==> flow/design.v <==
`timescale 1ns / 1ps
module IntFilterBlock 
#(	
	parameter OutDataWidth = 18
)
(
	input Clk_i,
	input Rst_i,
	input [OutDataWidth-1:0] Data_i,
	input DataNd_i,
	output [OutDataWidth-1:0] Data_o,
	output DataValid_o
);
	reg [OutDataWidth-1:0] outAcc;
	reg outVal;
	assign Data_o = outAcc;
	assign DataValid_o = outVal;
	always @(posedge Clk_i or posedge Rst_i) begin
		if (Rst_i) begin
			outAcc <= {OutDataWidth{1'b0}};
			outVal <= 1'b0;
		end else begin
			if (DataNd_i) begin
				outAcc <= outAcc+Data_i;
				outVal <= 1'b1;
			end else begin
				outAcc <= {OutDataWidth{1'b0}};
				outVal <= 1'b0;
			end 
		end
	end
endmodule
`timescale 1ns / 1ps
module DecimBlock
#(	
	parameter OutDataWidth = 18,
	parameter DecimCntWidth = 7
)
(
	input Clk_i,
	input Rst_i,
	input [2:0]	DecimFactor_i,
	input [OutDataWidth-1:0] Data_i,
	input DataVal_i,
	output [OutDataWidth-1:0] Data_o,
	output DataVal_o
);
	reg [DecimCntWidth-1:0] decimCnt;
	reg [2:0] decimFactor;
	assign Data_o = Data_i;
	assign DataVal_o = DataVal_i? (decimCnt == 0):1'b0;
	always	@(posedge Clk_i or posedge Rst_i)	begin
		if	(Rst_i) begin
			decimFactor <= 3'd1;
		end else begin
			if (DecimFactor_i <= 3'd1)	begin
				decimFactor <= 3'd1;
			end else begin
				decimFactor <= DecimFactor_i;
			end
		end
	end
	always @(posedge Clk_i or posedge Rst_i) begin
		if (Rst_i) begin
			decimCnt <= {DecimCntWidth{1'b0}};
		end else begin
			if (DataVal_i) begin
				if (decimCnt == decimFactor-1) begin
					decimCnt <= {DecimCntWidth{1'b0}};
				end else begin
					decimCnt <= decimCnt+7'd1;
				end
			end else begin
				decimCnt <= {DecimCntWidth{1'b0}};
			end
		end
	end
endmodule
`timescale 1ns / 1ps
module CombFilterBlock 
#(
	parameter	M=4,
	parameter	OutDataWidth	=	18
)
(
	input Clk_i,
	input Rst_i,
	input [OutDataWidth-1:0] Data_i,
	input DataNd_i,
	output [OutDataWidth-1:0] Data_o,
	output DataValid_o
);
	reg signed	[OutDataWidth-1:0] sumResult;
	reg	dataValid;
	reg	signed	[OutDataWidth-1:0] delData [M-1:0];
	assign Data_o = sumResult;
	assign DataValid_o = dataValid;
	genvar i;
	generate 
		for (i=0; i<M; i=i+1) begin: DelayGen
			always @(posedge Clk_i or posedge Rst_i) begin
				if (Rst_i) begin
					delData [i] <= {OutDataWidth{1'b0}};
				end else if (DataNd_i) begin
					if (i==0) begin
						delData [i] <= Data_i;
					end	else	begin
						delData [i] <= delData[i-1];
					end
				end
			end
		end
	endgenerate 
	always @(posedge Clk_i or posedge Rst_i) begin
		if (Rst_i) begin
			sumResult <= {OutDataWidth{1'b0}};
			dataValid <= 1'b0;
		end else begin
			if (DataNd_i) begin
				sumResult <= Data_i-delData[M-1];
				dataValid <= 1'b1;
			end else begin
				dataValid <= 1'b0;
			end
		end
	end
endmodule
`timescale 1ns / 1ps
module CicFilter
#(
	parameter N = 4,	 
	parameter M = 1,	 
	parameter InDataWidth	=	14,
	parameter OutDataWidth	=	32,
	parameter DecimCntWidth	=	7
)
(
	input Clk_i,
	input Rst_i,
	input [2:0]	DecimFactor_i,
	input [InDataWidth-1:0] Data_i,
	input DataNd_i,
	output [OutDataWidth-1:0] Data_o,
	output DataValid_o
);
	localparam	ExtendBitNum	=	OutDataWidth-InDataWidth;
	wire	[OutDataWidth-1:0]	adcExtData	=	{{ExtendBitNum{Data_i[InDataWidth-1]}},Data_i};
	wire	[OutDataWidth-1:0]	inData	[N-1:0];
	wire	[OutDataWidth-1:0]	intFilteredData	[N-1:0];
	wire	intFilteredDataValid	[N-1:0];
	wire	intDataVal	[N-1:0];
	wire	[OutDataWidth-1:0]	decimIntData;
	wire	decimIntDataValid;
	wire	[OutDataWidth-1:0]	combFilteredData	[N-1:0];
	wire	[OutDataWidth-1:0]	combInData	[N-1:0];
	wire	combDataVal	[N-1:0];
	wire	combFilteredDataVal	[N-1:0];
	assign	Data_o	=	combFilteredData[N-1];
	assign	DataValid_o	=	combFilteredDataVal[N-1];
genvar i,j;
generate 
	for (i=0; i<N; i=i+1)	begin: IntFilterGen
		assign	inData	[i]		=	(i==0)?adcExtData:intFilteredData[i-1];
		assign	intDataVal[i]	=	(i==0)?DataNd_i:intFilteredDataValid[i-1];
		IntFilterBlock 
		#(	
			.OutDataWidth	(OutDataWidth)
		)
		IntFilterBlock
		(
			.Clk_i			(Clk_i),
			.Rst_i			(Rst_i),
			.Data_i			(inData[i]),
			.DataNd_i		(intDataVal[i]),
			.Data_o			(intFilteredData[i]),
			.DataValid_o	(intFilteredDataValid[i])
		);
	end	
	DecimBlock
	#(	
		.OutDataWidth	(OutDataWidth),
		.DecimCntWidth	(DecimCntWidth)
	)
	DecimBlock
	(
		.Clk_i			(Clk_i),
		.Rst_i			(Rst_i),
		.DecimFactor_i	(DecimFactor_i),
		.Data_i			(intFilteredData[N-1]),
		.DataVal_i		(intFilteredDataValid[N-1]),
		.Data_o			(decimIntData),
		.DataVal_o		(decimIntDataValid)
	);
	for (j=0; j<N; j=j+1)	begin: CombFilterGen
		assign	combInData	[j]	=	(j==0)?decimIntData:combFilteredData[j-1];
		assign	combDataVal	[j]	=	(j==0)?decimIntDataValid:combFilteredDataVal[j-1];
		CombFilterBlock 
		#(	
			.M(M),
			.OutDataWidth	(OutDataWidth)
		)
		CombFilterBlock
		(
			.Clk_i			(Clk_i),
			.Rst_i			(Rst_i),
			.Data_i			(combInData[j]),
			.DataNd_i		(combDataVal[j]),
			.Data_o			(combFilteredData[j]),
			.DataValid_o	(combFilteredDataVal[j])
		);
	end
endgenerate
endmodule
# From RTL to reports: CicFilter
# Each step is given for the RTL above and for the edited RTL.
# "orig" refers to lines of the RTL above, "edited" to lines of the edited file.
# "change": "edited" minus "orig" as printed here. "rel_change_pct": 100 x difference / "orig".
# Cell names lack the library's common part.
# The mark n/a stands for no value.
# design
top,CicFilter
clock,Clk_i
cell_library,sky130hd
lib_corner,tt_025C_1v80

# Diff
# The edit as a unified diff against the file above.
# A script made this edit. It was not meant as an optimisation and need not keep what the design does.
# begin of diff
@@ -132,5 +132,5 @@
 	parameter M = 1,	 
 	parameter InDataWidth	=	14,
-	parameter OutDataWidth	=	32,
+	parameter OutDataWidth	=	64,
 	parameter DecimCntWidth	=	7
 )
# end of diff

# Word-level counts
# Counts by Yosys on the flattened word-level netlist (proc, flatten, opt, wreduce). Print and check cells are left out. Cells with the same type and inputs are merged into one.
# classes
item,orig,edited,change,rel_change_pct
cmp,1,1,0,0.00
n_reduce_logical,1,1,0,0.00
n_eq,1,1,0,0.00
addsub,10,10,0,0.00
muxes,16,16,0,0.00
# op_table
cell,orig,edited,change,rel_change_pct
32-bit adder,4,0,-4,-100.00
32-bit 2-to-1 mux,4,0,-4,-100.00
32-bit subtractor,4,0,-4,-100.00
64-bit adder,0,4,4,n/a
64-bit 2-to-1 mux,0,4,4,n/a
64-bit subtractor,0,4,4,n/a
1-bit 2-to-1 mux,9,9,0,0.00
7-bit 2-to-1 mux,2,2,0,0.00
7-bit by 1-bit adder with 7-bit output with constant B,1,1,0,0.00
7-bit by 32-bit equality test with 1-bit output,1,1,0,0.00
3-bit by 1-bit <= comparator with 1-bit output with constant B,1,1,0,0.00
7-bit logical NOT,1,1,0,0.00
3-bit 2-to-1 mux,1,1,0,0.00
3-bit by 1-bit subtractor with 4-bit output with constant B,1,1,0,0.00
# word_totals
item,orig,edited,change,rel_change_pct
register_bits,402,786,384,95.52
elab_cells,51,51,0,0.00
in_bits,20,20,0,0.00
out_inout_bits,33,65,32,96.97

# Longest topological paths
# Depth = most cells in a row (Yosys ltp): at word level without a register or memory, in the mapped netlist without a sequential cell, where the memories' decode and read muxes count.
# logic_depth
item,orig,edited,change,rel_change_pct
depth_word,4,4,0,0.00
ABC_AREA,0,0,n/a,n/a
depth_mapped,12,14,2,16.67
mapped_depth_nobuf,12,14,2,16.67

# Netlist
# Yosys stat after the flow's synthesis: flattened, memories mapped to cells. It holds for the ABC_AREA given above (unset counts as 0); a run with the other value may have another netlist.
# by_type
type,orig,edited,change,rel_change_pct
nand2_1,304,732,428,140.79
a21oi_1,215,601,386,179.53
dfrtp_1,401,785,384,95.76
o21ai_0,259,587,328,126.64
ha_1,251,507,256,101.99
nor2_1,153,369,216,141.18
inv_1,195,409,214,109.74
clkbuf_1,93,269,176,189.25
xnor2_1,114,267,153,134.21
a21o_1,148,297,149,100.68
xor2_1,69,198,129,186.96
nand4_1,24,127,103,429.17
mux2_2,68,169,101,148.53
and2_1,59,143,84,142.37
o21bai_1,35,103,68,194.29
a31oi_1,27,73,46,170.37
nand3_1,63,106,43,68.25
nor3_1,39,74,35,89.74
# The list need not be complete.
# synth_totals
item,orig,edited,change,rel_change_pct
seqArea_um2,10060.9,19670.1,9609.2,95.51
buf_cells,99,290,191,192.93
yosys_area_um2,26658.1,55967.4,29309.3,109.95
cells,2955,6514,3559,120.44
flip_flops,402,786,384,95.52
# By module: a second synthesis without flattening, with its own total; a netlist apart from the flattened one above.
# unflattened
item,orig,edited,change,rel_change_pct
cells_unflattened,3227,6703,3476,107.72
area_unflattened_um2,28947.8,58476.1,29528.3,102.01
# Each row is one instance without its submodules.
# modules_orig
mod,n_cells,instances,mod_area_um2,seq_area_um2
CombFilterBlock,455,4,4190.3,1626.6
IntFilterBlock (OutDataWidth=32),331,4,2851.5,825.8
DecimBlock,83,1,780.7,251.5
CicFilter,0,1,0.0,0.0
# modules_edited
mod,n_cells,instances,mod_area_um2,seq_area_um2
CombFilterBlock,964,4,8583.2,3228.1
IntFilterBlock (OutDataWidth=64),683,4,5780.5,1626.6
DecimBlock,115,1,1021.0,251.5
CicFilter,0,1,0.0,0.0

# Timing after synthesis
# Source: OpenSTA report_checks on the synthesized netlist (no wires, ideal clock, input and output delay 20% of the period each), path of least setup slack; recovery checks are left aside. Register names are those of the netlist, which keeps one name where synthesis merged equal registers.
# synth_timing
item,orig,edited,change,rel_change_pct
kind,reg2reg,in2reg,n/a,n/a
startpoint,reg CombFilterGen[0].CombFilterBlock.sumResult[0],in Data_i[0],n/a,n/a
endpoint,reg CombFilterGen[1].CombFilterBlock.sumResult[26],reg IntFilterGen[0].IntFilterBlock.outAcc[54],n/a,n/a
delay_ps,3030,2704,-326,-10.76
stages,13,14,1,7.69
setup_time_ps,125,83,-42,n/a
n_path_buf,0,0,0,n/a
t_arrival_ps,2905,3421,516,17.76
input_delay_ps,n/a,800,n/a,n/a
path_slack_ps,970,496,-474,n/a
tclk_ps,4000,4000,0,0.00
required_time_ps,3875,3917,42,1.08
t_first_pin_ps,0,800,800,n/a
period_less_setup_slack_ps,3030,3504,474,15.64
# "delay_ps" = arrival - input delay + setup time.
# "stages" counts driving pins, that of a launching flip-flop among them; a cell with two outputs on the path counts twice.
# "period_less_setup_slack_ps" = period - worst setup slack (recovery checks aside). The figure is calculated, with input and output delays left at 20% of the set period.
# Between the ends stands the longest chain of elaborated cells between them, by number of cells; it is not shown to be the way that was timed. Of several equally long chains one is given.
# Each line given opens the expression or statement behind the cell; cells for indexed reads and writes are added by Yosys, which also makes memories of some case tables.
# A register here has more assigning lines than the two given.
# synth_between_orig
path_cell_list,dfrtp_1 > inv_1 > ha_1 > fa_1 > nand2b_1 > a21boi_0 > o21ai_0 > a22oi_1 > a211oi_1 > o31a_1 > o31ai_2 > xor2_1 > mux2_2
elab_chain_len,1
cells_between,1
cone_lines,1
classes_between,add/sub: 1
# synth_rtl_orig
item,line_no,rtl
start: declaration,93,reg signed [OutDataWidth-1:0] sumResult;
start: assignment,116,sumResult <= {OutDataWidth{1'b0}};
start: assignment,120,sumResult <= Data_i-delData[M-1];
32-bit subtractor,120,
end: assignment,116,
end: assignment,120,
end: declaration,93,
# synth_between_edited
path_cell_list,ha_1 > inv_1 > fa_1 > nor2b_1 > o21ai_1 > a21o_1 > a2111o_1 > and4_1 > o21ai_0 > a21oi_1 > o21ai_1 > nand3_1 > a211o_1 > o21ai_0
elab_chain_len,2
cells_between,2
cone_lines,2
classes_between,add/sub: 1; mux: 1
# synth_rtl_edited
item,line_no,rtl
start: declaration,141,"input [InDataWidth-1:0] Data_i,"
64-bit adder,24,outAcc <= outAcc+Data_i;
64-bit 2-to-1 mux,23,if (DataNd_i) begin
end: assignment,20,outAcc <= {OutDataWidth{1'b0}};
end: assignment,24,
end: declaration,14,reg [OutDataWidth-1:0] outAcc;

# Path in the finished layout
# Path of least setup slack in the final report of each run of pair A (OpenROAD, finished layout, wires in). Where an end is a register, its clock arrival counts in the times.
# The report prints the path's times to 10 ps; the period is as set.
# layout_timing
item,orig,edited,change,rel_change_pct
kind,reg2reg,reg2reg,n/a,n/a
startpoint,reg CombFilterGen[0].CombFilterBlock.sumResult[0],reg CombFilterGen[1].CombFilterBlock.sumResult[12],n/a,n/a
endpoint,reg CombFilterGen[1].CombFilterBlock.sumResult[26],reg CombFilterGen[2].CombFilterBlock.sumResult[61],n/a,n/a
stages,13,14,1,7.69
setup_time_ps,110,120,10,n/a
t_arrival_ps,4000,4400,400,10.00
tclk_ps,4000,4000,0,0.00
path_slack_ps,480,170,-310,n/a
t_first_pin_ps,580,680,100,17.24
required_time_ps,4480,4570,90,2.01
n_path_buf,0,1,1,n/a
# Between the ends stands the longest chain of elaborated cells between them, by number of cells; it is not shown to be the way that was timed. Of several equally long chains one is given.
# layout_between_orig
path_cell_list,dfrtp_1 > inv_1 > ha_1 > fa_1 > nand2b_1 > a21boi_0 > o21ai_0 > a22oi_1 > a211oi_1 > o31a_1 > o31ai_2 > xor2_1 > mux2_2
elab_chain_len,1
cells_between,1
cone_lines,1
classes_between,add/sub: 1
# layout_rtl_orig
item,line_no,rtl
start: declaration,93,reg signed [OutDataWidth-1:0] sumResult;
start: assignment,116,sumResult <= {OutDataWidth{1'b0}};
start: assignment,120,sumResult <= Data_i-delData[M-1];
32-bit subtractor,120,
end: assignment,116,
end: assignment,120,
end: declaration,93,
# layout_between_edited
path_cell_list,dfrtp_1 > ha_1 > a211oi_1 > o21ai_0 > a221oi_1 > nor2_1 > o311a_1 > a21boi_1 > o221a_2 > o41ai_2 > a2111oi_0 > buf_4 > or3_1 > nand3_1
elab_chain_len,1
cells_between,1
cone_lines,1
classes_between,add/sub: 1
# layout_rtl_edited
item,line_no,rtl
start: declaration,93,reg signed [OutDataWidth-1:0] sumResult;
start: assignment,116,sumResult <= {OutDataWidth{1'b0}};
start: assignment,120,sumResult <= Data_i-delData[M-1];
64-bit subtractor,120,
end: assignment,116,
end: assignment,120,
end: declaration,93,

# Layout results
# Both versions went through the flow (Yosys, OpenROAD) with the same settings in each pair. Constraints: input delay and output delay 20% of the set period each, output load 0.01 pF.
# flow_settings_pair_A
CORE_UTILIZATION,40
period_ns,4.0
CAP_MARGIN,20
CORE_MARGIN,2
SLEW_MARGIN,20
# measured_pair_A
item,orig,edited,change,rel_change_pct
synthArea_um2,26658.1,55967.4,29309.3,109.95
layout_utilization_pct,45.2,45.2,0.0,n/a
setup_tns_ps,0,0,0,n/a
design_die_area_um2,68725.2,142926.0,74200.8,107.97
worstSetupSlack_ps,478,168,-310,n/a
hold_worst_slack_ps,484,485,1,n/a
# flow_settings_pair_B
CELL_PAD_IN_SITES_DETAIL_PLACEMENT,1
CELL_PAD_IN_SITES_GLOBAL_PLACEMENT,2
CORE_UTILIZATION,48
CTS_CLUSTER_SIZE,25
GPL_ROUTABILITY_DRIVEN,0
MIN_ROUTING_LAYER,met2
PLACE_DENSITY_LB_ADDON,0.19
SETUP_SLACK_MARGIN,0.13
SLEW_MARGIN,20
TNS_END_PERCENT,45
period_ns,3.01
CAP_MARGIN,20
CORE_MARGIN,2
# measured_pair_B
item,orig,edited
synthArea_um2,26658.1,n/a
layout_utilization_pct,60.2,n/a
setup_tns_ps,-176,n/a
design_die_area_um2,57439.3,n/a
worstSetupSlack_ps,-65,n/a
# pair B, edited: no results, routing failed with GRT-0232.
